==> flow/design.v <==
module single_port_mem
  #(
    parameter WIDTH = 8,
    parameter DEPTH = 64,
    parameter FILE = "",
    parameter INIT = 0
  )
  (
    input wire                     clock,
    input wire [WIDTH-1:0]         data,
    input wire [( 
  (DEPTH <= 2) ? 1 : 
  (DEPTH <= 4) ? 2 : 
  (DEPTH <= 8) ? 3 : 
  (DEPTH <= 16) ? 4 : 
  (DEPTH <= 32) ? 5 : 
  (DEPTH <= 64) ? 6 : 
  (DEPTH <= 128) ? 7 : 
  (DEPTH <= 256) ? 8 : 
  (DEPTH <= 512) ? 9 : 
  (DEPTH <= 1024) ? 10 : 
  (DEPTH <= 2048) ? 11 : 
  (DEPTH <= 4096) ? 12 : 
  (DEPTH <= 8192) ? 13 : 
  (DEPTH <= 16384) ? 14 : 
  (DEPTH <= 32768) ? 15 : 
  (DEPTH <= 65536) ? 16 : 
  (DEPTH <= 131072) ? 17 : 
  (DEPTH <= 262144) ? 18 : 
  (DEPTH <= 524288) ? 19 : 
  (DEPTH <= 1048576) ? 20 : 
  (DEPTH <= 2097152) ? 21 : 
  (DEPTH <= 4194304) ? 22 : 
  (DEPTH <= 8388608) ? 23 : 
  (DEPTH <= 16777216) ? 24 : 
  (DEPTH <= 33554432) ? 25 : 
  (DEPTH <= 67108864) ? 26 : 
  (DEPTH <= 134217728) ? 27 : 
  (DEPTH <= 268435456) ? 28 : 
  (DEPTH <= 536870912) ? 29 : 
  (DEPTH <= 1073741824) ? 30 : 
  -1)-1:0] address,
    input wire                     wr_en,
    output reg [WIDTH-1:0]         q
  );
  reg [WIDTH-1:0] mem [DEPTH-1:0] ;
  always @(posedge clock)
    begin
      if (wr_en)
        begin
          mem[address] <= data;
          q <= data;
        end
      q <= mem[address];
    end
endmodule
module delay
#(
  parameter WIDTH = 1,
  parameter DELAY = 1
)
(
  input  wire clk,
  input  wire rst,
  input  wire [WIDTH-1:0] din,
  output wire [WIDTH-1:0] dout
);
reg [WIDTH-1:0] level_buf [1:DELAY+1];
wire [WIDTH-1:0] level [0:DELAY];
assign level[0] = din;
genvar i;
generate
  for (i=0; i < DELAY; i=i+1)
    begin : gen_delay
      always @(posedge clk)
      begin
        if (rst) begin
          level_buf[i+1] <= {WIDTH{1'b0}};
        end
        else begin
          level_buf[i+1] <= level[i];
        end
      end
      assign level[i+1] = level_buf[i+1];
    end
endgenerate
assign dout = level[DELAY];
endmodule
module unit_adder 
#(
  parameter RADIX = 32
  )
(
  input wire carry_in,  
  input wire [RADIX-1:0] din_a,
  input wire [RADIX-1:0] din_b,
  output wire [RADIX-1:0] dout,
  output wire carry_out  
	);
wire [RADIX:0] dout_full;
assign dout_full = din_a + din_b + carry_in;
assign dout = dout_full[RADIX-1:0];
assign carry_out = dout_full[RADIX];
endmodule
module fp_adder 
  #(
  parameter RADIX = 32,
  parameter DIGITS = 14
  )
(
  input wire start,  
  input wire rst,
  input wire clk,
  input wire digit_in_valid,  
  input wire carry_in,
  input wire [RADIX-1:0] digit_a,
  input wire [RADIX-1:0] digit_b,
  output reg digit_out_valid,
  output reg [RADIX-1:0] digit_res,
  output reg done,   
  output reg carry_out
	);
reg running;
reg [( 
  (DIGITS <= 2) ? 1 : 
  (DIGITS <= 4) ? 2 : 
  (DIGITS <= 8) ? 3 : 
  (DIGITS <= 16) ? 4 : 
  (DIGITS <= 32) ? 5 : 
  (DIGITS <= 64) ? 6 : 
  (DIGITS <= 128) ? 7 : 
  (DIGITS <= 256) ? 8 : 
  (DIGITS <= 512) ? 9 : 
  (DIGITS <= 1024) ? 10 : 
  (DIGITS <= 2048) ? 11 : 
  (DIGITS <= 4096) ? 12 : 
  (DIGITS <= 8192) ? 13 : 
  (DIGITS <= 16384) ? 14 : 
  (DIGITS <= 32768) ? 15 : 
  (DIGITS <= 65536) ? 16 : 
  (DIGITS <= 131072) ? 17 : 
  (DIGITS <= 262144) ? 18 : 
  (DIGITS <= 524288) ? 19 : 
  (DIGITS <= 1048576) ? 20 : 
  (DIGITS <= 2097152) ? 21 : 
  (DIGITS <= 4194304) ? 22 : 
  (DIGITS <= 8388608) ? 23 : 
  (DIGITS <= 16777216) ? 24 : 
  (DIGITS <= 33554432) ? 25 : 
  (DIGITS <= 67108864) ? 26 : 
  (DIGITS <= 134217728) ? 27 : 
  (DIGITS <= 268435456) ? 28 : 
  (DIGITS <= 536870912) ? 29 : 
  (DIGITS <= 1073741824) ? 30 : 
  -1)-1:0] counter;
wire [RADIX-1:0] adder_din_a;
wire [RADIX-1:0] adder_din_b;
wire [RADIX-1:0] adder_dout;
reg adder_carry_in;
wire adder_carry_out;
assign adder_din_a = digit_in_valid ? digit_a : {RADIX{1'b0}};
assign adder_din_b = digit_in_valid ? digit_b : {RADIX{1'b0}}; 
always @(posedge clk) begin
  if (rst) begin
    running <= 1'b0;
    adder_carry_in <= 1'b0;
    counter <= {( 
  (DIGITS <= 2) ? 1 : 
  (DIGITS <= 4) ? 2 : 
  (DIGITS <= 8) ? 3 : 
  (DIGITS <= 16) ? 4 : 
  (DIGITS <= 32) ? 5 : 
  (DIGITS <= 64) ? 6 : 
  (DIGITS <= 128) ? 7 : 
  (DIGITS <= 256) ? 8 : 
  (DIGITS <= 512) ? 9 : 
  (DIGITS <= 1024) ? 10 : 
  (DIGITS <= 2048) ? 11 : 
  (DIGITS <= 4096) ? 12 : 
  (DIGITS <= 8192) ? 13 : 
  (DIGITS <= 16384) ? 14 : 
  (DIGITS <= 32768) ? 15 : 
  (DIGITS <= 65536) ? 16 : 
  (DIGITS <= 131072) ? 17 : 
  (DIGITS <= 262144) ? 18 : 
  (DIGITS <= 524288) ? 19 : 
  (DIGITS <= 1048576) ? 20 : 
  (DIGITS <= 2097152) ? 21 : 
  (DIGITS <= 4194304) ? 22 : 
  (DIGITS <= 8388608) ? 23 : 
  (DIGITS <= 16777216) ? 24 : 
  (DIGITS <= 33554432) ? 25 : 
  (DIGITS <= 67108864) ? 26 : 
  (DIGITS <= 134217728) ? 27 : 
  (DIGITS <= 268435456) ? 28 : 
  (DIGITS <= 536870912) ? 29 : 
  (DIGITS <= 1073741824) ? 30 : 
  -1){1'b0}};
    digit_out_valid <= 1'b0;
    done <= 1'b0;
    carry_out <= 1'b0;
    digit_res <= {DIGITS{1'b0}};
  end 
  else begin
    running <= done ? 1'b0 :
               start ? 1'b1 :
               running;
    adder_carry_in <= start ? carry_in :
                      digit_in_valid ?  adder_carry_out :
                      adder_carry_in;
    counter <= done ? {( 
  (DIGITS <= 2) ? 1 : 
  (DIGITS <= 4) ? 2 : 
  (DIGITS <= 8) ? 3 : 
  (DIGITS <= 16) ? 4 : 
  (DIGITS <= 32) ? 5 : 
  (DIGITS <= 64) ? 6 : 
  (DIGITS <= 128) ? 7 : 
  (DIGITS <= 256) ? 8 : 
  (DIGITS <= 512) ? 9 : 
  (DIGITS <= 1024) ? 10 : 
  (DIGITS <= 2048) ? 11 : 
  (DIGITS <= 4096) ? 12 : 
  (DIGITS <= 8192) ? 13 : 
  (DIGITS <= 16384) ? 14 : 
  (DIGITS <= 32768) ? 15 : 
  (DIGITS <= 65536) ? 16 : 
  (DIGITS <= 131072) ? 17 : 
  (DIGITS <= 262144) ? 18 : 
  (DIGITS <= 524288) ? 19 : 
  (DIGITS <= 1048576) ? 20 : 
  (DIGITS <= 2097152) ? 21 : 
  (DIGITS <= 4194304) ? 22 : 
  (DIGITS <= 8388608) ? 23 : 
  (DIGITS <= 16777216) ? 24 : 
  (DIGITS <= 33554432) ? 25 : 
  (DIGITS <= 67108864) ? 26 : 
  (DIGITS <= 134217728) ? 27 : 
  (DIGITS <= 268435456) ? 28 : 
  (DIGITS <= 536870912) ? 29 : 
  (DIGITS <= 1073741824) ? 30 : 
  -1){1'b0}} :
               running & digit_in_valid ? counter + 1 :
               counter;
    digit_out_valid <= digit_in_valid;
    digit_res <= digit_in_valid ? adder_dout : digit_res;
    done <= digit_in_valid & (counter == (DIGITS-1));
    carry_out <= digit_in_valid & (counter == (DIGITS-1)) ? adder_carry_out : carry_out;
  end
end
unit_adder #(.RADIX(RADIX)) unit_adder_inst (
  .din_a(adder_din_a),
  .din_b(adder_din_b),
  .carry_in(adder_carry_in),
  .carry_out(adder_carry_out),
  .dout(adder_dout)
  );
endmodule
module serial_comparator 
#(
  parameter RADIX = 32,
  parameter DIGITS = 14
  )
(
  input wire start,
  input wire rst,
  input wire clk,
  input wire digit_valid,
  input wire [RADIX-1:0] digit_a, 
  input wire [RADIX-1:0] digit_b, 
  output reg a_bigger_than_b,
  output reg done
);
reg comp_array [DIGITS-1:0];
reg [( 
  (DIGITS <= 2) ? 1 : 
  (DIGITS <= 4) ? 2 : 
  (DIGITS <= 8) ? 3 : 
  (DIGITS <= 16) ? 4 : 
  (DIGITS <= 32) ? 5 : 
  (DIGITS <= 64) ? 6 : 
  (DIGITS <= 128) ? 7 : 
  (DIGITS <= 256) ? 8 : 
  (DIGITS <= 512) ? 9 : 
  (DIGITS <= 1024) ? 10 : 
  (DIGITS <= 2048) ? 11 : 
  (DIGITS <= 4096) ? 12 : 
  (DIGITS <= 8192) ? 13 : 
  (DIGITS <= 16384) ? 14 : 
  (DIGITS <= 32768) ? 15 : 
  (DIGITS <= 65536) ? 16 : 
  (DIGITS <= 131072) ? 17 : 
  (DIGITS <= 262144) ? 18 : 
  (DIGITS <= 524288) ? 19 : 
  (DIGITS <= 1048576) ? 20 : 
  (DIGITS <= 2097152) ? 21 : 
  (DIGITS <= 4194304) ? 22 : 
  (DIGITS <= 8388608) ? 23 : 
  (DIGITS <= 16777216) ? 24 : 
  (DIGITS <= 33554432) ? 25 : 
  (DIGITS <= 67108864) ? 26 : 
  (DIGITS <= 134217728) ? 27 : 
  (DIGITS <= 268435456) ? 28 : 
  (DIGITS <= 536870912) ? 29 : 
  (DIGITS <= 1073741824) ? 30 : 
  -1)-1:0] counter;
reg running;
reg done_buf;
wire digit_a_bigger_than_b;
wire digit_a_equal_to_b;
assign digit_a_bigger_than_b = digit_valid & (digit_a > digit_b);
assign digit_a_equal_to_b = digit_valid & (digit_a == digit_b); 
always @(posedge clk) begin
  if (rst) begin
    comp_array[0] <= 1'b0;
    comp_array[1] <= 1'b0;
    comp_array[2] <= 1'b0;
    comp_array[3] <= 1'b0;
    comp_array[4] <= 1'b0;
    comp_array[5] <= 1'b0;
    comp_array[6] <= 1'b0;
    comp_array[7] <= 1'b0;
    comp_array[8] <= 1'b0;
    comp_array[9] <= 1'b0;
    comp_array[10] <= 1'b0;
    comp_array[11] <= 1'b0;
    comp_array[12] <= 1'b0;
    comp_array[13] <= 1'b0;
  end
  else begin
    comp_array[0] <= digit_valid & (counter == 0) ? digit_a_bigger_than_b :
                     digit_valid ? comp_array[0] & digit_a_equal_to_b :
                     comp_array[0];
    comp_array[1] <= digit_valid & (counter == 1) ? digit_a_bigger_than_b :
                     digit_valid ? comp_array[1] & digit_a_equal_to_b :
                     comp_array[1];
    comp_array[2] <= digit_valid & (counter == 2) ? digit_a_bigger_than_b :
                     digit_valid ? comp_array[2] & digit_a_equal_to_b :
                     comp_array[2];
    comp_array[3] <= digit_valid & (counter == 3) ? digit_a_bigger_than_b :
                     digit_valid ? comp_array[3] & digit_a_equal_to_b :
                     comp_array[3];
    comp_array[4] <= digit_valid & (counter == 4) ? digit_a_bigger_than_b :
                     digit_valid ? comp_array[4] & digit_a_equal_to_b :
                     comp_array[4];
    comp_array[5] <= digit_valid & (counter == 5) ? digit_a_bigger_than_b :
                     digit_valid ? comp_array[5] & digit_a_equal_to_b :
                     comp_array[5];
    comp_array[6] <= digit_valid & (counter == 6) ? digit_a_bigger_than_b :
                     digit_valid ? comp_array[6] & digit_a_equal_to_b :
                     comp_array[6];
    comp_array[7] <= digit_valid & (counter == 7) ? digit_a_bigger_than_b :
                     digit_valid ? comp_array[7] & digit_a_equal_to_b :
                     comp_array[7];
    comp_array[8] <= digit_valid & (counter == 8) ? digit_a_bigger_than_b :
                     digit_valid ? comp_array[8] & digit_a_equal_to_b :
                     comp_array[8];
    comp_array[9] <= digit_valid & (counter == 9) ? digit_a_bigger_than_b :
                     digit_valid ? comp_array[9] & digit_a_equal_to_b :
                     comp_array[9];
    comp_array[10] <= digit_valid & (counter == 10) ? digit_a_bigger_than_b :
                     digit_valid ? comp_array[10] & digit_a_equal_to_b :
                     comp_array[10];
    comp_array[11] <= digit_valid & (counter == 11) ? digit_a_bigger_than_b :
                     digit_valid ? comp_array[11] & digit_a_equal_to_b :
                     comp_array[11];
    comp_array[12] <= digit_valid & (counter == 12) ? digit_a_bigger_than_b :
                     digit_valid ? comp_array[12] & digit_a_equal_to_b :
                     comp_array[12];
    comp_array[13] <= digit_valid & (counter == 13) ? digit_a_bigger_than_b : comp_array[13];
  end
end
always @(posedge clk) begin
  if (rst) begin
    running <= 1'b0;
    done_buf <= 1'b0;
    done <= 1'b0;
    a_bigger_than_b <= 1'b0;
    counter <= {( 
  (DIGITS <= 2) ? 1 : 
  (DIGITS <= 4) ? 2 : 
  (DIGITS <= 8) ? 3 : 
  (DIGITS <= 16) ? 4 : 
  (DIGITS <= 32) ? 5 : 
  (DIGITS <= 64) ? 6 : 
  (DIGITS <= 128) ? 7 : 
  (DIGITS <= 256) ? 8 : 
  (DIGITS <= 512) ? 9 : 
  (DIGITS <= 1024) ? 10 : 
  (DIGITS <= 2048) ? 11 : 
  (DIGITS <= 4096) ? 12 : 
  (DIGITS <= 8192) ? 13 : 
  (DIGITS <= 16384) ? 14 : 
  (DIGITS <= 32768) ? 15 : 
  (DIGITS <= 65536) ? 16 : 
  (DIGITS <= 131072) ? 17 : 
  (DIGITS <= 262144) ? 18 : 
  (DIGITS <= 524288) ? 19 : 
  (DIGITS <= 1048576) ? 20 : 
  (DIGITS <= 2097152) ? 21 : 
  (DIGITS <= 4194304) ? 22 : 
  (DIGITS <= 8388608) ? 23 : 
  (DIGITS <= 16777216) ? 24 : 
  (DIGITS <= 33554432) ? 25 : 
  (DIGITS <= 67108864) ? 26 : 
  (DIGITS <= 134217728) ? 27 : 
  (DIGITS <= 268435456) ? 28 : 
  (DIGITS <= 536870912) ? 29 : 
  (DIGITS <= 1073741824) ? 30 : 
  -1){1'b0}};
  end 
  else begin
    running <= done ? 1'b0 :
               start ? 1'b1 :
               running;
    counter <= done ? {( 
  (DIGITS <= 2) ? 1 : 
  (DIGITS <= 4) ? 2 : 
  (DIGITS <= 8) ? 3 : 
  (DIGITS <= 16) ? 4 : 
  (DIGITS <= 32) ? 5 : 
  (DIGITS <= 64) ? 6 : 
  (DIGITS <= 128) ? 7 : 
  (DIGITS <= 256) ? 8 : 
  (DIGITS <= 512) ? 9 : 
  (DIGITS <= 1024) ? 10 : 
  (DIGITS <= 2048) ? 11 : 
  (DIGITS <= 4096) ? 12 : 
  (DIGITS <= 8192) ? 13 : 
  (DIGITS <= 16384) ? 14 : 
  (DIGITS <= 32768) ? 15 : 
  (DIGITS <= 65536) ? 16 : 
  (DIGITS <= 131072) ? 17 : 
  (DIGITS <= 262144) ? 18 : 
  (DIGITS <= 524288) ? 19 : 
  (DIGITS <= 1048576) ? 20 : 
  (DIGITS <= 2097152) ? 21 : 
  (DIGITS <= 4194304) ? 22 : 
  (DIGITS <= 8388608) ? 23 : 
  (DIGITS <= 16777216) ? 24 : 
  (DIGITS <= 33554432) ? 25 : 
  (DIGITS <= 67108864) ? 26 : 
  (DIGITS <= 134217728) ? 27 : 
  (DIGITS <= 268435456) ? 28 : 
  (DIGITS <= 536870912) ? 29 : 
  (DIGITS <= 1073741824) ? 30 : 
  -1){1'b0}} :
               (start | running) & digit_valid ? counter + 1 :
               counter;
    done_buf <= digit_valid & (counter == (DIGITS-1)) ? 1'b1 : 1'b0;
    done <= done_buf;
    a_bigger_than_b <= comp_array[0] | comp_array[1] | comp_array[2] | comp_array[3] | comp_array[4] | comp_array[5] | comp_array[6] | comp_array[7] | comp_array[8] | comp_array[9] | comp_array[10] | comp_array[11] | comp_array[12] | comp_array[13];
  end
end
wire comp_array_0;
wire comp_array_1;
wire comp_array_2;
wire comp_array_3;
wire comp_array_4;
wire comp_array_5;
wire comp_array_6;
wire comp_array_7;
wire comp_array_8;
wire comp_array_9;
wire comp_array_10;
wire comp_array_11;
wire comp_array_12;
wire comp_array_13;
assign comp_array_0 = comp_array[0];
assign comp_array_1 = comp_array[1];
assign comp_array_2 = comp_array[2];
assign comp_array_3 = comp_array[3];
assign comp_array_4 = comp_array[4];
assign comp_array_5 = comp_array[5];
assign comp_array_6 = comp_array[6];
assign comp_array_7 = comp_array[7];
assign comp_array_8 = comp_array[8];
assign comp_array_9 = comp_array[9];
assign comp_array_10 = comp_array[10];
assign comp_array_11 = comp_array[11];
assign comp_array_12 = comp_array[12];
assign comp_array_13 = comp_array[13];
endmodule
module fp2_sub_add_correction
#(
  parameter RADIX = 32,
  parameter DIGITS = 14,
  parameter DIGITS_LOG = ( 
  (DIGITS <= 2) ? 1 : 
  (DIGITS <= 4) ? 2 : 
  (DIGITS <= 8) ? 3 : 
  (DIGITS <= 16) ? 4 : 
  (DIGITS <= 32) ? 5 : 
  (DIGITS <= 64) ? 6 : 
  (DIGITS <= 128) ? 7 : 
  (DIGITS <= 256) ? 8 : 
  (DIGITS <= 512) ? 9 : 
  (DIGITS <= 1024) ? 10 : 
  (DIGITS <= 2048) ? 11 : 
  (DIGITS <= 4096) ? 12 : 
  (DIGITS <= 8192) ? 13 : 
  (DIGITS <= 16384) ? 14 : 
  (DIGITS <= 32768) ? 15 : 
  (DIGITS <= 65536) ? 16 : 
  (DIGITS <= 131072) ? 17 : 
  (DIGITS <= 262144) ? 18 : 
  (DIGITS <= 524288) ? 19 : 
  (DIGITS <= 1048576) ? 20 : 
  (DIGITS <= 2097152) ? 21 : 
  (DIGITS <= 4194304) ? 22 : 
  (DIGITS <= 8388608) ? 23 : 
  (DIGITS <= 16777216) ? 24 : 
  (DIGITS <= 33554432) ? 25 : 
  (DIGITS <= 67108864) ? 26 : 
  (DIGITS <= 134217728) ? 27 : 
  (DIGITS <= 268435456) ? 28 : 
  (DIGITS <= 536870912) ? 29 : 
  (DIGITS <= 1073741824) ? 30 : 
  -1), 
  parameter FILE_CONST_PX2 = "px2.mem",
  parameter FILE_CONST_PX4 = "px4.mem"
)
(
  input wire start,
  input wire rst,
  input wire clk,
  input wire [2:0] cmd,  
  input wire extension_field_op,  
  output wire mem_a_0_rd_en,
  output wire [DIGITS_LOG-1:0] mem_a_0_rd_addr,
  input  wire [RADIX-1:0] mem_a_0_dout,
  output wire mem_a_1_rd_en,
  output wire [DIGITS_LOG-1:0] mem_a_1_rd_addr,
  input  wire [RADIX-1:0] mem_a_1_dout,
  output wire mem_b_0_rd_en,
  output wire [DIGITS_LOG-1:0] mem_b_0_rd_addr,
  input  wire [RADIX-1:0] mem_b_0_dout,
  output wire mem_b_1_rd_en,
  output wire [DIGITS_LOG-1:0] mem_b_1_rd_addr,
  input  wire [RADIX-1:0] mem_b_1_dout,
  output wire px2_mem_rd_en,
  output wire [DIGITS_LOG-1:0] px2_mem_rd_addr,
  input  wire [RADIX-1:0] px2_mem_dout,
  output wire px4_mem_rd_en,
  output wire [DIGITS_LOG-1:0] px4_mem_rd_addr,
  input  wire [RADIX-1:0] px4_mem_dout,
  input wire mem_c_0_rd_en,
  input wire [DIGITS_LOG-1:0] mem_c_0_rd_addr,
  output  wire [RADIX-1:0] mem_c_0_dout,
  input wire mem_c_1_rd_en,
  input wire [DIGITS_LOG-1:0] mem_c_1_rd_addr,
  output  wire [RADIX-1:0] mem_c_1_dout,
  output reg busy,
  output reg done
);
wire left_adder_start;
wire left_adder_digit_in_valid;
wire left_adder_carry_in;
wire [RADIX-1:0] left_adder_digit_a;
wire [RADIX-1:0] left_adder_digit_b;
wire left_adder_digit_out_valid;
wire [RADIX-1:0] left_adder_digit_res;
wire left_adder_done;
wire left_adder_carry_out;
wire right_adder_start;
wire right_adder_digit_in_valid;
wire right_adder_carry_in;
wire [RADIX-1:0] right_adder_digit_a;
wire [RADIX-1:0] right_adder_digit_b;
wire right_adder_digit_out_valid;
wire [RADIX-1:0] right_adder_digit_res;
wire right_adder_done;
wire right_adder_carry_out;
reg left_comparator_start;
reg left_comparator_digit_valid;
wire [RADIX-1:0] left_comparator_digit_a;
wire [RADIX-1:0] left_comparator_digit_b;
wire left_comparator_a_bigger_than_b;
wire left_comparator_done;
wire right_comparator_start;
wire right_comparator_digit_valid;
wire [RADIX-1:0] right_comparator_digit_a;
wire [RADIX-1:0] right_comparator_digit_b;
wire right_comparator_a_bigger_than_b;
wire right_comparator_done;
wire mem_c_0_add_0_wr_en;
wire [DIGITS_LOG-1:0] mem_c_0_add_0_wr_addr;
wire [DIGITS_LOG-1:0] mem_c_0_wr_addr;
wire [RADIX-1:0] mem_c_0_add_0_din;
wire mem_c_0_add_0_rd_en;
wire [DIGITS_LOG-1:0] mem_c_0_add_0_rd_addr;
wire [RADIX-1:0] mem_c_0_add_0_dout;
wire mem_c_0_add_1_wr_en;
wire [DIGITS_LOG-1:0] mem_c_0_add_1_wr_addr;
wire [RADIX-1:0] mem_c_0_add_1_din; 
wire [RADIX-1:0] mem_c_0_add_1_dout; 
wire mem_c_1_add_0_wr_en;
wire [DIGITS_LOG-1:0] mem_c_1_add_0_wr_addr;
wire [RADIX-1:0] mem_c_1_add_0_din;
wire mem_c_1_add_0_rd_en;
wire [DIGITS_LOG-1:0] mem_c_1_add_0_rd_addr;
wire [RADIX-1:0] mem_c_1_add_0_dout;
wire mem_c_1_add_1_wr_en;
wire [DIGITS_LOG-1:0] mem_c_1_add_1_wr_addr;
wire [RADIX-1:0] mem_c_1_add_1_din; 
wire [RADIX-1:0] mem_c_1_add_1_dout; 
reg [DIGITS_LOG-1:0] rd_counter;
reg [DIGITS_LOG-1:0] rd_counter_buf;
reg add_0_running_pre;
reg add_0_running;
reg left_fpadd_correction_needed;
reg left_fpsub_correction_needed;
reg right_fpadd_correction_needed;
reg right_fpsub_correction_needed;
reg add_1_running_pre;
reg add_1_running;
reg add_counter;
wire comparator_enabled;
wire adder_1_start;
wire init_carry_in;
assign mem_c_0_dout = (cmd == 3'd3) ? mem_c_0_add_0_dout : mem_c_0_add_1_dout;
assign mem_c_1_dout = (cmd == 3'd3) ? mem_c_1_add_0_dout : mem_c_1_add_1_dout;
assign init_carry_in = (start & ((cmd == 3'd2) || (cmd == 3'd4) || (cmd == 3'd5)));
assign left_adder_start = start | adder_1_start;
assign left_adder_carry_in =  init_carry_in || (adder_1_start & left_fpadd_correction_needed);
assign left_adder_digit_in_valid = add_0_running | add_1_running;
assign left_adder_digit_a = add_0_running ? mem_a_0_dout :
                            add_1_running ? mem_c_0_add_0_dout :
                            {RADIX{1'b0}}; 
assign left_adder_digit_b = add_0_running & ((cmd == 3'd1) || (cmd == 3'd3)) ? mem_b_0_dout :
                            add_0_running ? ~(mem_b_0_dout) :
                            add_1_running & (cmd == 3'd1) & left_fpadd_correction_needed ? ~(px2_mem_dout) :
                            add_1_running & (((cmd == 3'd2) & left_fpsub_correction_needed) || (cmd == 3'd4)) ? px2_mem_dout :
                            add_1_running & (cmd == 3'd5)? px4_mem_dout :
                            {RADIX{1'b0}};
assign right_adder_start = left_adder_start & extension_field_op;
assign right_adder_carry_in = init_carry_in || ((cmd == 3'd1) & right_fpadd_correction_needed);
assign right_adder_digit_in_valid = left_adder_digit_in_valid & extension_field_op;
assign right_adder_digit_a = add_0_running & extension_field_op ? mem_a_1_dout :
                             add_1_running & extension_field_op ? mem_c_1_add_0_dout :
                            {RADIX{1'b0}}; 
assign right_adder_digit_b = add_0_running & extension_field_op & ((cmd == 3'd1) || (cmd == 3'd3)) ? mem_b_1_dout :
                             add_0_running & extension_field_op ? ~(mem_b_1_dout) :
                             add_1_running & extension_field_op & (cmd == 3'd1) & right_fpadd_correction_needed ? ~(px2_mem_dout) :
                             add_1_running & extension_field_op & (((cmd == 3'd2) & right_fpsub_correction_needed) || (cmd == 3'd4)) ? px2_mem_dout :
                             add_1_running & extension_field_op & (cmd == 3'd5)? px4_mem_dout :
                             {RADIX{1'b0}};
assign mem_a_0_rd_en = add_0_running_pre;
assign mem_a_0_rd_addr = mem_a_0_rd_en ? rd_counter : {DIGITS_LOG{1'b0}};
assign mem_b_0_rd_en = mem_a_0_rd_en;
assign mem_b_0_rd_addr = mem_a_0_rd_addr;
assign mem_c_0_add_0_wr_en = left_adder_digit_out_valid & (add_counter == 1'b0);
assign mem_c_0_add_0_wr_addr = (add_counter == 1'b0) ? mem_c_0_wr_addr : {DIGITS_LOG{1'b0}};
assign mem_c_0_add_0_din = (add_counter == 1'b0) ? left_adder_digit_res : {RADIX{1'b0}};
assign mem_c_0_add_0_rd_en = add_1_running_pre;
assign mem_c_0_add_0_rd_addr = (add_counter == 1'b1) ? rd_counter : {DIGITS_LOG{1'b0}};
assign mem_c_0_add_1_wr_en = left_adder_digit_out_valid & (add_counter == 1'b1);
assign mem_c_0_add_1_wr_addr = (add_counter == 1'b1) ? mem_c_0_wr_addr : {DIGITS_LOG{1'b0}};
assign mem_c_0_add_1_din = (add_counter == 1'b1) ? left_adder_digit_res : {RADIX{1'b0}};
assign mem_a_1_rd_addr = mem_a_0_rd_addr;
assign mem_a_1_rd_en = mem_a_0_rd_en;
assign mem_b_1_rd_addr = mem_b_0_rd_addr;
assign mem_b_1_rd_en = mem_b_0_rd_en;
assign mem_c_1_add_0_wr_en = extension_field_op & mem_c_0_add_0_wr_en;
assign mem_c_1_add_0_wr_addr = extension_field_op ? mem_c_0_add_0_wr_addr : {DIGITS_LOG{1'b0}};
assign mem_c_1_add_0_din = (add_counter == 1'b0) & extension_field_op ? right_adder_digit_res : {RADIX{1'b0}};
assign mem_c_1_add_0_rd_en = extension_field_op & add_1_running_pre;
assign mem_c_1_add_0_rd_addr = extension_field_op ? mem_c_0_add_0_rd_addr : {DIGITS_LOG{1'b0}};
assign mem_c_1_add_1_wr_en = extension_field_op & mem_c_0_add_1_wr_en;
assign mem_c_1_add_1_wr_addr = extension_field_op ? mem_c_0_add_1_wr_addr : {DIGITS_LOG{1'b0}};
assign mem_c_1_add_1_din = extension_field_op & (add_counter == 1'b1) ? right_adder_digit_res : {RADIX{1'b0}};
assign comparator_enabled = (add_counter == 1'b0) & (cmd == 3'd1);
assign left_comparator_digit_a = comparator_enabled ? left_adder_digit_res : {RADIX{1'b0}};
assign left_comparator_digit_b = comparator_enabled ? px2_mem_dout : {RADIX{1'b0}};
assign right_comparator_start = left_comparator_start & extension_field_op;
assign right_comparator_digit_valid = left_comparator_digit_valid & extension_field_op;
assign right_comparator_digit_a = comparator_enabled & extension_field_op ? right_adder_digit_res : {RADIX{1'b0}};
assign right_comparator_digit_b = extension_field_op ? left_comparator_digit_b : {RADIX{1'b0}};
assign px2_mem_rd_en = (cmd == 3'd1) || (((cmd == 3'd2) || (cmd == 3'd4)) & add_1_running_pre);
assign px2_mem_rd_addr = (add_1_running_pre & px2_mem_rd_en) ? rd_counter : 
                         px2_mem_rd_en ? rd_counter_buf :
                         {DIGITS_LOG{1'b0}};
assign px4_mem_rd_en = (cmd == 3'd5) & add_1_running_pre;
assign px4_mem_rd_addr = px4_mem_rd_en ? rd_counter : {DIGITS_LOG{1'b0}}; 
always @(posedge clk) begin
  if (rst) begin
    add_0_running_pre <= 1'b0;
    add_0_running <= 1'b0;
    add_1_running_pre <= 1'b0;
    add_1_running <= 1'b0;
    busy <= 1'b0;
    done <= 1'b0;
    add_counter <= 1'b0;  
    rd_counter <= {DIGITS_LOG{1'b0}};
    rd_counter_buf <= {DIGITS_LOG{1'b0}};
    left_comparator_start <= 1'b0;
    left_comparator_digit_valid <= 1'b0; 
    left_fpadd_correction_needed <= 1'b0;
    right_fpadd_correction_needed <= 1'b0;
    left_fpsub_correction_needed <= 1'b0; 
    right_fpsub_correction_needed <= 1'b0;  
  end 
  else begin
    add_0_running_pre <= start ? 1'b1 :
                         (rd_counter == (DIGITS-1)) ? 1'b0 :
                         add_0_running_pre;
    add_0_running <= add_0_running_pre;
    add_1_running_pre <= adder_1_start ? 1'b1 :  
                         (rd_counter == (DIGITS-1)) ? 1'b0 :
                         add_1_running_pre;
    add_1_running <= add_1_running_pre;
    add_counter <= start | done ? 1'b0 :
                   left_adder_done ? 1'b1 :
                   add_counter;
    busy <= start ? 1'b1 :
            done ? 1'b0 :
            busy;
    rd_counter <= start | adder_1_start ? {DIGITS_LOG{1'b0}} :  
                  busy & (rd_counter < (DIGITS-1)) ? rd_counter + 1 :
                  rd_counter;
    rd_counter_buf <= rd_counter;
    left_comparator_start <= left_adder_start & (add_counter == 1'b0) & (cmd == 3'd1);
    left_comparator_digit_valid <= (add_counter == 1'b0) & (cmd == 3'd1) ? left_adder_digit_in_valid : 1'b0; 
    left_fpadd_correction_needed <= start | done ? 1'b0 :
                                    (cmd == 3'd1) & left_comparator_a_bigger_than_b & left_comparator_done ? 1'b1 :
                                    left_fpadd_correction_needed;
    right_fpadd_correction_needed <= start | done ? 1'b0 :
                                    (cmd == 3'd1) & right_comparator_a_bigger_than_b & right_comparator_done ? 1'b1 :
                                    right_fpadd_correction_needed;
    left_fpsub_correction_needed <= start | done ? 1'b0 :
                                    (mem_c_0_add_0_wr_en & (mem_c_0_add_0_wr_addr == (DIGITS-1))) ? mem_c_0_add_0_din[RADIX-1] :
                                    left_fpsub_correction_needed;
    right_fpsub_correction_needed <= start | done ? 1'b0 :
                                    (mem_c_1_add_0_wr_en & (mem_c_1_add_0_wr_addr == (DIGITS-1))) ? mem_c_1_add_0_din[RADIX-1] :
                                    right_fpsub_correction_needed;
    done <= (cmd == 3'd3) ? mem_c_0_add_0_wr_en & (mem_c_0_wr_addr == (DIGITS-1)) :
            (add_counter == 1'b1) & mem_c_0_add_1_wr_en & (mem_c_0_wr_addr == (DIGITS-1));
  end
end
fp_adder #(.RADIX(RADIX), .DIGITS(DIGITS)) fp_left_adder_inst (
  .start(left_adder_start),
  .rst(rst),
  .clk(clk),
  .digit_in_valid(left_adder_digit_in_valid),
  .carry_in(left_adder_carry_in),
  .digit_a(left_adder_digit_a),
  .digit_b(left_adder_digit_b),
  .digit_out_valid(left_adder_digit_out_valid),
  .digit_res(left_adder_digit_res),
  .done(left_adder_done),
  .carry_out(left_adder_carry_out)
  );
fp_adder #(.RADIX(RADIX), .DIGITS(DIGITS)) fp_right_adder_inst (
  .start(right_adder_start),
  .rst(rst),
  .clk(clk),
  .digit_in_valid(right_adder_digit_in_valid),
  .carry_in(right_adder_carry_in),
  .digit_a(right_adder_digit_a),
  .digit_b(right_adder_digit_b),
  .digit_out_valid(right_adder_digit_out_valid),
  .digit_res(right_adder_digit_res),
  .done(right_adder_done),
  .carry_out(right_adder_carry_out)
  );
serial_comparator #(.RADIX(RADIX), .DIGITS(DIGITS)) left_serial_comparator_inst (
  .start(left_comparator_start),
  .rst(rst),
  .clk(clk),
  .digit_valid(left_comparator_digit_valid), 
  .digit_a(left_comparator_digit_a),
  .digit_b(left_comparator_digit_b), 
  .a_bigger_than_b(left_comparator_a_bigger_than_b),
  .done(left_comparator_done)
  );
serial_comparator #(.RADIX(RADIX), .DIGITS(DIGITS)) right_serial_comparator_inst (
  .start(right_comparator_start),
  .rst(rst),
  .clk(clk),
  .digit_valid(right_comparator_digit_valid), 
  .digit_a(right_comparator_digit_a),
  .digit_b(right_comparator_digit_b), 
  .a_bigger_than_b(right_comparator_a_bigger_than_b),
  .done(right_comparator_done)
  );
single_port_mem #(.WIDTH(RADIX), .DEPTH(DIGITS)) single_port_mem_inst_c_0_add_0 (  
  .clock(clk),
  .data(mem_c_0_add_0_din),
  .address(mem_c_0_add_0_wr_en ? mem_c_0_add_0_wr_addr : (mem_c_0_add_0_rd_en ? mem_c_0_add_0_rd_addr : mem_c_0_rd_addr)),
  .wr_en(mem_c_0_add_0_wr_en),
  .q(mem_c_0_add_0_dout)
  );
single_port_mem #(.WIDTH(RADIX), .DEPTH(DIGITS)) single_port_mem_inst_c_0_add_1 (  
  .clock(clk),
  .data(mem_c_0_add_1_din),
  .address(mem_c_0_add_1_wr_en ? mem_c_0_add_1_wr_addr : mem_c_0_rd_addr),
  .wr_en(mem_c_0_add_1_wr_en),
  .q(mem_c_0_add_1_dout)
  );
single_port_mem #(.WIDTH(RADIX), .DEPTH(DIGITS)) single_port_mem_inst_c_1_add_0 (  
  .clock(clk),
  .data(mem_c_1_add_0_din),
  .address(mem_c_1_add_0_wr_en ? mem_c_1_add_0_wr_addr : (mem_c_1_add_0_rd_en ? mem_c_1_add_0_rd_addr : mem_c_1_rd_addr)),
  .wr_en(mem_c_1_add_0_wr_en),
  .q(mem_c_1_add_0_dout)
  );
single_port_mem #(.WIDTH(RADIX), .DEPTH(DIGITS)) single_port_mem_inst_c_1_add_1 (  
  .clock(clk),
  .data(mem_c_1_add_1_din),
  .address(mem_c_1_add_1_wr_en ? mem_c_1_add_1_wr_addr : mem_c_1_rd_addr),
  .wr_en(mem_c_1_add_1_wr_en),
  .q(mem_c_1_add_1_dout)
  );
delay #(.WIDTH(1), .DELAY(3)) delay_inst_adder_1_start (
  .clk(clk),
  .rst(rst),
  .din(left_adder_done & (add_counter == 1'b0) & (cmd != 3'd3)),
  .dout(adder_1_start)
  );
delay #(.WIDTH(DIGITS_LOG), .DELAY(1)) delay_inst_mem_c_0_wr_addr (
  .clk(clk),
  .rst(rst),
  .din(rd_counter_buf),
  .dout(mem_c_0_wr_addr)
  );
endmodule
Tool chain data of fp2_sub_add_correction
The steps from the RTL of fp2_sub_add_correction to its reports follow in flow order.
Lines are those of the file above, counted from 1.
{"block": "inputs", "top": "fp2_sub_add_correction", "clk_port": "clk", "library": "sky130hd", "lib_corner": "tt_025C_1v80"}

Word level
Counts by Yosys on the flattened word-level netlist (proc, flatten, opt, wreduce). Print and check cells are left out. Cells with the same type and inputs are merged into one.
Yosys's memory passes give these memory sizes; they may raise the number of words (mostly to a power of two), join words into wider ones and drop unused or constant bits.
{"block": "word_totals", "register_bits": 145, "ram_bits": 1792, "clocked_rd_ports_x_width": 128, "n_memories": 4, "input_bits": 209, "out_inout_bits": 96, "elab_cells": 431}
{"block": "op_classes", "add_sub_neg": 8, "n_cmp": 3, "eq_ne": 39, "n_mux": 120, "n_logic": 145, "reduce_logical": 47}
{"block": "mem_list", "name": "single_port_mem_inst_c_0_add_0.mem", "size": 14, "word_bits": 32, "read_ports": 1, "write_ports": 1, "line_no": 46, "rtl": "reg [WIDTH-1:0] mem [DEPTH-1:0] ;"}
{"block": "mem_list", "name": "single_port_mem_inst_c_0_add_1.mem", "size": 14, "word_bits": 32, "read_ports": 1, "write_ports": 1, "line_no": 46}
{"block": "mem_list", "name": "single_port_mem_inst_c_1_add_0.mem", "size": 14, "word_bits": 32, "read_ports": 1, "write_ports": 1, "line_no": 46}
{"block": "mem_list", "name": "single_port_mem_inst_c_1_add_1.mem", "size": 14, "word_bits": 32, "read_ports": 1, "write_ports": 1, "line_no": 46}
{"block": "ops", "cell": "2-to-1 mux 32 bit", "count": 32}
{"block": "ops", "cell": "AND 1 bit", "count": 109}
{"block": "ops", "cell": "NOT 32 bit", "count": 3}
{"block": "ops", "cell": "2-to-1 mux 4 bit", "count": 20}
{"block": "ops", "cell": "== test 4 bit with constant B", "count": 17}
{"block": "ops", "cell": "2-to-1 mux 1 bit", "count": 68}
{"block": "ops", "cell": "adder 32 x 32 -> 33 bit", "count": 2}
{"block": "ops", "cell": "adder 33 x 1 -> 33 bit", "count": 2}
{"block": "ops", "cell": "greater-than comparator 32 bit", "count": 2}
{"block": "ops", "cell": "== test 32 bit", "count": 2}
{"block": "ops", "cell": "nonzero test 2 bit", "count": 31}
{"block": "ops", "cell": "== test 4 x 3 -> 1 bit with constant B", "count": 8}
{"block": "ops", "cell": "OR 1 bit", "count": 31}
{"block": "ops", "cell": "adder 4 x 1 -> 4 bit with constant B", "count": 4}
{"block": "ops", "cell": "== test 4 x 2 -> 1 bit with constant B", "count": 4}
{"block": "ops", "cell": "OR reduction 2 bit", "count": 6}
{"block": "ops", "cell": "logical OR 1 bit", "count": 8}
{"block": "ops", "cell": "== test 4 x 1 -> 1 bit with constant B", "count": 2}
{"block": "ops", "cell": "logical NOT 4 bit", "count": 2}
{"block": "ops", "cell": "== test 3 x 2 -> 1 bit with constant B", "count": 2}
{"block": "ops", "cell": "== test 3 bit with constant B", "count": 2}
{"block": "ops", "cell": "less-than comparator 4 bit with constant B", "count": 1}
{"block": "ops", "cell": "== test 3 x 1 -> 1 bit with constant B", "count": 1}
{"block": "ops", "cell": "inequality test 3 x 2 -> 1 bit with constant B", "count": 1}
{"block": "ops", "cell": "NOT 1 bit", "count": 2}

Logic depth
Longest topological path by Yosys (ltp), each cell counted once; first at word level (registers and memories cut), then after technology mapping (sequential cells cut; the memories' decode and read muxes count).
{"block": "depth", "word_depth": 13, "ABC_AREA": 1, "depth_mapped": 26, "ltp_nobuf": 25}

Synthesis result
The flow's flattened synthesis, as Yosys stat reports it; memories are mapped. The netlist is that of the ABC_AREA named above (0 if unset); the other value can give another one.
{"block": "mapped", "cells": 8311, "area_mm2": 0.0886588, "seqArea_mm2": 0.0592769, "ffs": 2065, "buf_cells": 417}
{"block": "types", "type": "sky130_fd_sc_hd__edfxtp_1", "count": 1792, "type_area_um2": 5.38E+04}
{"block": "types", "type": "sky130_fd_sc_hd__nand2_1", "count": 2290, "type_area_um2": 8.6E+03}
{"block": "types", "type": "sky130_fd_sc_hd__dfxtp_1", "count": 273, "type_area_um2": 5.47E+03}
{"block": "types", "type": "sky130_fd_sc_hd__a22oi_1", "count": 416, "type_area_um2": 3.12E+03}
{"block": "types", "type": "sky130_fd_sc_hd__nor2_1", "count": 766, "type_area_um2": 2.88E+03}
{"block": "types", "type": "sky130_fd_sc_hd__inv_1", "count": 589, "type_area_um2": 2210.87}
{"block": "types", "type": "sky130_fd_sc_hd__o21ai_0", "count": 430, "type_area_um2": 2.15E+03}
{"block": "types", "type": "sky130_fd_sc_hd__nand3_1", "count": 375, "type_area_um2": 1876.8}
{"block": "types", "type": "sky130_fd_sc_hd__ha_1", "count": 139, "type_area_um2": 1.74E+03}
{"block": "types", "type": "sky130_fd_sc_hd__a21oi_1", "count": 315, "type_area_um2": 1.58E+03}
{"block": "types", "type": "sky130_fd_sc_hd__clkbuf_1", "count": 250, "type_area_um2": 938.4}
{"block": "types", "type": "sky130_fd_sc_hd__nand4_1", "count": 128, "type_area_um2": 800.768}
{"block": "types", "type": "sky130_fd_sc_hd__buf_2", "count": 115, "type_area_um2": 575.552}
{"block": "types", "type": "sky130_fd_sc_hd__nor3_1", "count": 97, "type_area_um2": 485.466}
{"block": "types", "type": "sky130_fd_sc_hd__o31ai_1", "count": 62, "type_area_um2": 465.446}
{"block": "types", "type": "sky130_fd_sc_hd__o22a_1", "count": 31, "type_area_um2": 271.51}
{"block": "types", "type": "sky130_fd_sc_hd__or2_2", "count": 39, "type_area_um2": 243.984}
{"block": "types", "type": "sky130_fd_sc_hd__buf_4", "count": 32, "type_area_um2": 240.23}
Other cell types: 30; their cells: 172.

Path before layout
Path of least setup slack by OpenSTA after synthesis, without wires, with an ideal clock, recovery checks aside; 20% of the period is set as input and as output delay. Where synthesis merged equal registers, the netlist keeps one of their names.
{"block": "synth_timing", "kind": "input to register", "start": "in extension_field_op", "end": "mem single_port_mem_inst_c_1_add_0.mem[11][0]", "period_ps": 5000, "t_first_pin_ps": 1000, "t_arrival_ps": 4430, "required_ps": 4539, "slack_ps": 109, "path_delay_ps": 3891, "driving_pins": 11, "synth_period_reached_ps": 4891}
"path_delay_ps" is the arrival time less input delay plus setup time.
"driving_pins" counts driving pins, that of a launching flip-flop among them; a cell with two outputs on the path counts twice.
"synth_period_reached_ps" is the clock period less the worst setup slack; recovery checks do not enter. This is arithmetic on one report: input and output delays are still those of the set period (20% each).
The rows between start and end are the longest chain of elaborated cells between them; the timing report does not say that the signal goes this way. Where chains are equally long, one stands for them.
A line is the first line of the expression or statement that the cell stems from. Yosys adds cells for indexed reads and writes and turns some case tables into memories.
The path ends at the enable pin of a flip-flop; only ways to that pin are counted.
{"block": "synth_via", "path_cell_list": "sky130_fd_sc_hd__buf_4 > sky130_fd_sc_hd__inv_2 > sky130_fd_sc_hd__nor2_4 > sky130_fd_sc_hd__inv_2 > sky130_fd_sc_hd__o211ai_1 > sky130_fd_sc_hd__o21ai_1 > sky130_fd_sc_hd__inv_1 > sky130_fd_sc_hd__nor2_1 > sky130_fd_sc_hd__buf_2 > sky130_fd_sc_hd__inv_2 > sky130_fd_sc_hd__nor3_1", "elab_chain_cells": 4}
{"block": "synth_rtl", "item": "from (decl)", "line_no": 528, "rtl": "input wire extension_field_op,"}
{"block": "synth_rtl", "item": "2-to-1 mux 4 bit", "line_no": 668, "rtl": "assign mem_c_1_add_0_rd_addr = extension_field_op ? mem_c_0_add_0_rd_addr : {DIGITS_LOG{1'b0}};"}
{"block": "synth_rtl", "item": "2-to-1 mux 4 bit x2", "line_no": 803, "rtl": ".address(mem_c_1_add_0_wr_en ? mem_c_1_add_0_wr_addr : (mem_c_1_add_0_rd_en ? mem_c_1_add_0_rd_addr : mem_c_1_ ..."}
{"block": "synth_rtl", "item": "2-to-1 mux 4 bit", "line_no": 49, "rtl": "if (wr_en)"}
{"block": "synth_rtl", "item": "to (decl)", "line_no": 46, "rtl": "reg [WIDTH-1:0] mem [DEPTH-1:0] ;"}

Worst path after layout
From the final timing report of flow run 1: the path of least setup slack in the routed layout; clock arrival at registers is part of the times.
The report prints the path's times to 10 ps; the period is as set.
{"block": "layout_timing", "kind": "register to register", "start": "reg add_1_running", "end": "reg fp_right_adder_inst.digit_res[18]", "period_ps": 3110, "t_first_pin_ps": 840, "t_arrival_ps": 4010, "required_ps": 3860, "slack_ps": -150, "driving_pins": 18}
The rows between start and end are the longest chain of elaborated cells between them; the timing report does not say that the signal goes this way. Where chains are equally long, one stands for them.
{"block": "layout_via", "path_cell_list": "sky130_fd_sc_hd__dfxtp_4 > sky130_fd_sc_hd__buf_12 > sky130_fd_sc_hd__nand2_8 > sky130_fd_sc_hd__buf_6 > sky130_fd_sc_hd__buf_12 > sky130_fd_sc_hd__o31ai_1 > sky130_fd_sc_hd__ha_4 > sky130_fd_sc_hd__buf_6 > sky130_fd_sc_hd__nand2_4 > sky130_fd_sc_hd__nor2_4 > sky130_fd_sc_hd__buf_4 > sky130_fd_sc_hd__a21oi_2 > sky130_fd_sc_hd__buf_4 > sky130_fd_sc_hd__buf_4 > sky130_fd_sc_hd__a31o_4 > sky130_fd_sc_hd__nand3_2 > sky130_fd_sc_hd__nand2_2 > sky130_fd_sc_hd__inv_1", "elab_chain_cells": 10}
{"block": "layout_rtl", "item": "from (decl)", "line_no": 616, "rtl": "reg add_1_running;"}
{"block": "layout_rtl", "item": "from (assign)", "line_no": 690, "rtl": "add_1_running <= 1'b0;"}
{"block": "layout_rtl", "item": "from (assign)", "line_no": 711, "rtl": "add_1_running <= add_1_running_pre;"}
{"block": "layout_rtl", "item": "AND 1 bit x2", "line_no": 646, "rtl": "add_1_running & extension_field_op & (cmd == 3'd5)? px4_mem_dout :"}
{"block": "layout_rtl", "item": "2-to-1 mux 32 bit", "line_no": 646}
{"block": "layout_rtl", "item": "2-to-1 mux 32 bit", "line_no": 645, "rtl": "add_1_running & extension_field_op & (((cmd == 3'd2) & right_fpsub_correction_needed) || (cmd == 3'd4)) ? px2_ ..."}
{"block": "layout_rtl", "item": "2-to-1 mux 32 bit", "line_no": 644, "rtl": "add_1_running & extension_field_op & (cmd == 3'd1) & right_fpadd_correction_needed ? ~(px2_mem_dout) :"}
{"block": "layout_rtl", "item": "2-to-1 mux 32 bit", "line_no": 643, "rtl": "add_0_running & extension_field_op ? ~(mem_b_1_dout) :"}
{"block": "layout_rtl", "item": "2-to-1 mux 32 bit", "line_no": 642, "rtl": "assign right_adder_digit_b = add_0_running & extension_field_op & ((cmd == 3'd1) || (cmd == 3'd3)) ? mem_b_1_d ..."}
{"block": "layout_rtl", "item": "2-to-1 mux 32 bit", "line_no": 162, "rtl": "assign adder_din_b = digit_in_valid ? digit_b : {RADIX{1'b0}};"}
{"block": "layout_rtl", "item": "adder 32 x 32 -> 33 bit", "line_no": 101, "rtl": "assign dout_full = din_a + din_b + carry_in;"}
{"block": "layout_rtl", "item": "adder 33 x 1 -> 33 bit", "line_no": 101}
{"block": "layout_rtl", "item": "to (assign)", "line_no": 202, "rtl": "digit_res <= {DIGITS{1'b0}};"}
{"block": "layout_rtl", "item": "to (assign)", "line_no": 246, "rtl": "digit_res <= digit_in_valid ? adder_dout : digit_res;"}
{"block": "layout_rtl", "item": "to (decl)", "line_no": 119, "rtl": "output reg [RADIX-1:0] digit_res,"}

Ticket comment

6 stored runs of fp2_sub_add_correction in the flow (synthesis by Yosys, layout by OpenROAD, sky130hd cells), in arbitrary order. Constraints: input delay and output delay 20% of the set period each, output load 0.01 pF.
"timing.worst_path_ps" is the time allowed to the run's worst setup path (the clock period less input and output delay, where it has them) less its slack. Clock arrival times count: a late capture clock shortens it, a late launch clock lengthens it.
By "fin_power_mw" is meant OpenSTA's value without simulated activity: inputs other than the clock are taken to toggle once in ten clock periods, and the tool carries that through the logic.
"timing.worst_path_ps" is known to 10 ps.

{"run": "flow run 1", "settings": { "ABC_AREA": 1, "CAP_MARGIN": 30, "CELL_PAD_IN_SITES_DETAIL_PLACEMENT": 1, "CELL_PAD_IN_SITES_GLOBAL_PLACEMENT": 2, "CORE_MARGIN": 10, "CORE_UTILIZATION": 41, "CTS_CLUSTER_SIZE": 22, "GPL_ROUTABILITY_DRIVEN": 1, "GPL_TIMING_DRIVEN": 1, "MAX_ROUTING_LAYER": "met4", "MIN_ROUTING_LAYER": "met1", "PLACE_DENSITY": 0.85, "period_ns": 3.11, "SLEW_MARGIN": 20 }, "results": { "synth_area_mm2": 0.0886588, "die_mm2": 0.23524, "finish.utilization_frac": 0.545, "ws_hold_ps": 337, "fin_power_mw": 63.066, "worst_setup_slack_ps": -150, "final_cell_area_mm2": 0.11709, "timing.worst_path_ps": 3260, "path_kind": "register to register" }}
{"run": "flow run 2", "settings": { "CAP_MARGIN": 0, "CELL_PAD_IN_SITES_DETAIL_PLACEMENT": 2, "CORE_MARGIN": 8, "CORE_UTILIZATION": 38, "CTS_CLUSTER_DIAMETER": 147, "GPL_ROUTABILITY_DRIVEN": 0, "MAX_ROUTING_LAYER": "met4", "PLACE_DENSITY": 0.44, "SETUP_SLACK_MARGIN": 2.34, "period_ns": 8.64, "SLEW_MARGIN": 20 }, "results": { "finish.utilization_frac": 0.445, "worst_setup_slack_ps": 2470, "fin_power_mw": 21.749, "die_mm2": 0.244085, "synth_area_mm2": 0.086842, "timing.worst_path_ps": 4440, "path_kind": "input to register", "final_cell_area_mm2": 0.101223, "ws_hold_ps": 450 }}
{"run": "flow run 3", "settings": { "CORE_UTILIZATION": 40, "PLACE_DENSITY": 0.6, "period_ns": 5.0, "CAP_MARGIN": 20, "CORE_MARGIN": 2, "SLEW_MARGIN": 20 }, "results": { "worst_setup_slack_ps": 217, "timing.worst_path_ps": 2780, "path_kind": "input to output", "synth_area_mm2": 0.086842, "finish.utilization_frac": 0.475, "ws_hold_ps": 430, "final_cell_area_mm2": 0.102835, "die_mm2": 0.220848, "fin_power_mw": 36.065 }}
{"run": "flow run 4", "settings": { "CAP_MARGIN": 0, "CELL_PAD_IN_SITES_DETAIL_PLACEMENT": 1, "CORE_ASPECT_RATIO": 1.15, "CORE_MARGIN": 10, "CTS_CLUSTER_SIZE": 99, "HOLD_SLACK_MARGIN": 0.12, "PLACE_DENSITY_LB_ADDON": 0.23, "SETUP_SLACK_MARGIN": 1.47, "SLEW_MARGIN": 40, "period_ns": 5.0, "CORE_UTILIZATION": 40 }, "results": { "worst_setup_slack_ps": 1056, "final_cell_area_mm2": 0.105704, "die_mm2": 0.236187, "timing.worst_path_ps": 3940, "path_kind": "register to register", "synth_area_mm2": 0.086842, "finish.utilization_frac": 0.489, "fin_power_mw": 37.375, "ws_hold_ps": 445 }}
{"run": "flow run 5", "settings": { "ABC_AREA": 1, "CAP_MARGIN": 0, "CELL_PAD_IN_SITES_DETAIL_PLACEMENT": 1, "CORE_ASPECT_RATIO": 0.67, "CORE_MARGIN": 10, "CTS_CLUSTER_DIAMETER": 169, "CTS_CLUSTER_SIZE": 99, "MIN_ROUTING_LAYER": "met1", "PLACE_DENSITY_LB_ADDON": 0.21, "SETUP_SLACK_MARGIN": 1.16, "SLEW_MARGIN": 40, "period_ns": 5.0, "CORE_UTILIZATION": 40 }, "results": { "timing.worst_path_ps": 2780, "path_kind": "input to register", "synth_area_mm2": 0.0886588, "ws_hold_ps": 429, "die_mm2": 0.241256, "worst_setup_slack_ps": 1215, "finish.utilization_frac": 0.461, "final_cell_area_mm2": 0.101705, "fin_power_mw": 28.005 }}
{"run": "flow run 6", "settings": { "CORE_UTILIZATION": 40, "PLACE_DENSITY": 0.6, "SETUP_SLACK_MARGIN": 0.41, "period_ns": 4.82, "CAP_MARGIN": 20, "CORE_MARGIN": 2, "SLEW_MARGIN": 20 }, "results": { "synth_area_mm2": 0.086842, "finish.utilization_frac": 0.48, "worst_setup_slack_ps": 479, "fin_power_mw": 38.158, "timing.worst_path_ps": 2410, "path_kind": "input to output", "ws_hold_ps": 443, "die_mm2": 0.220848, "final_cell_area_mm2": 0.103948 }}
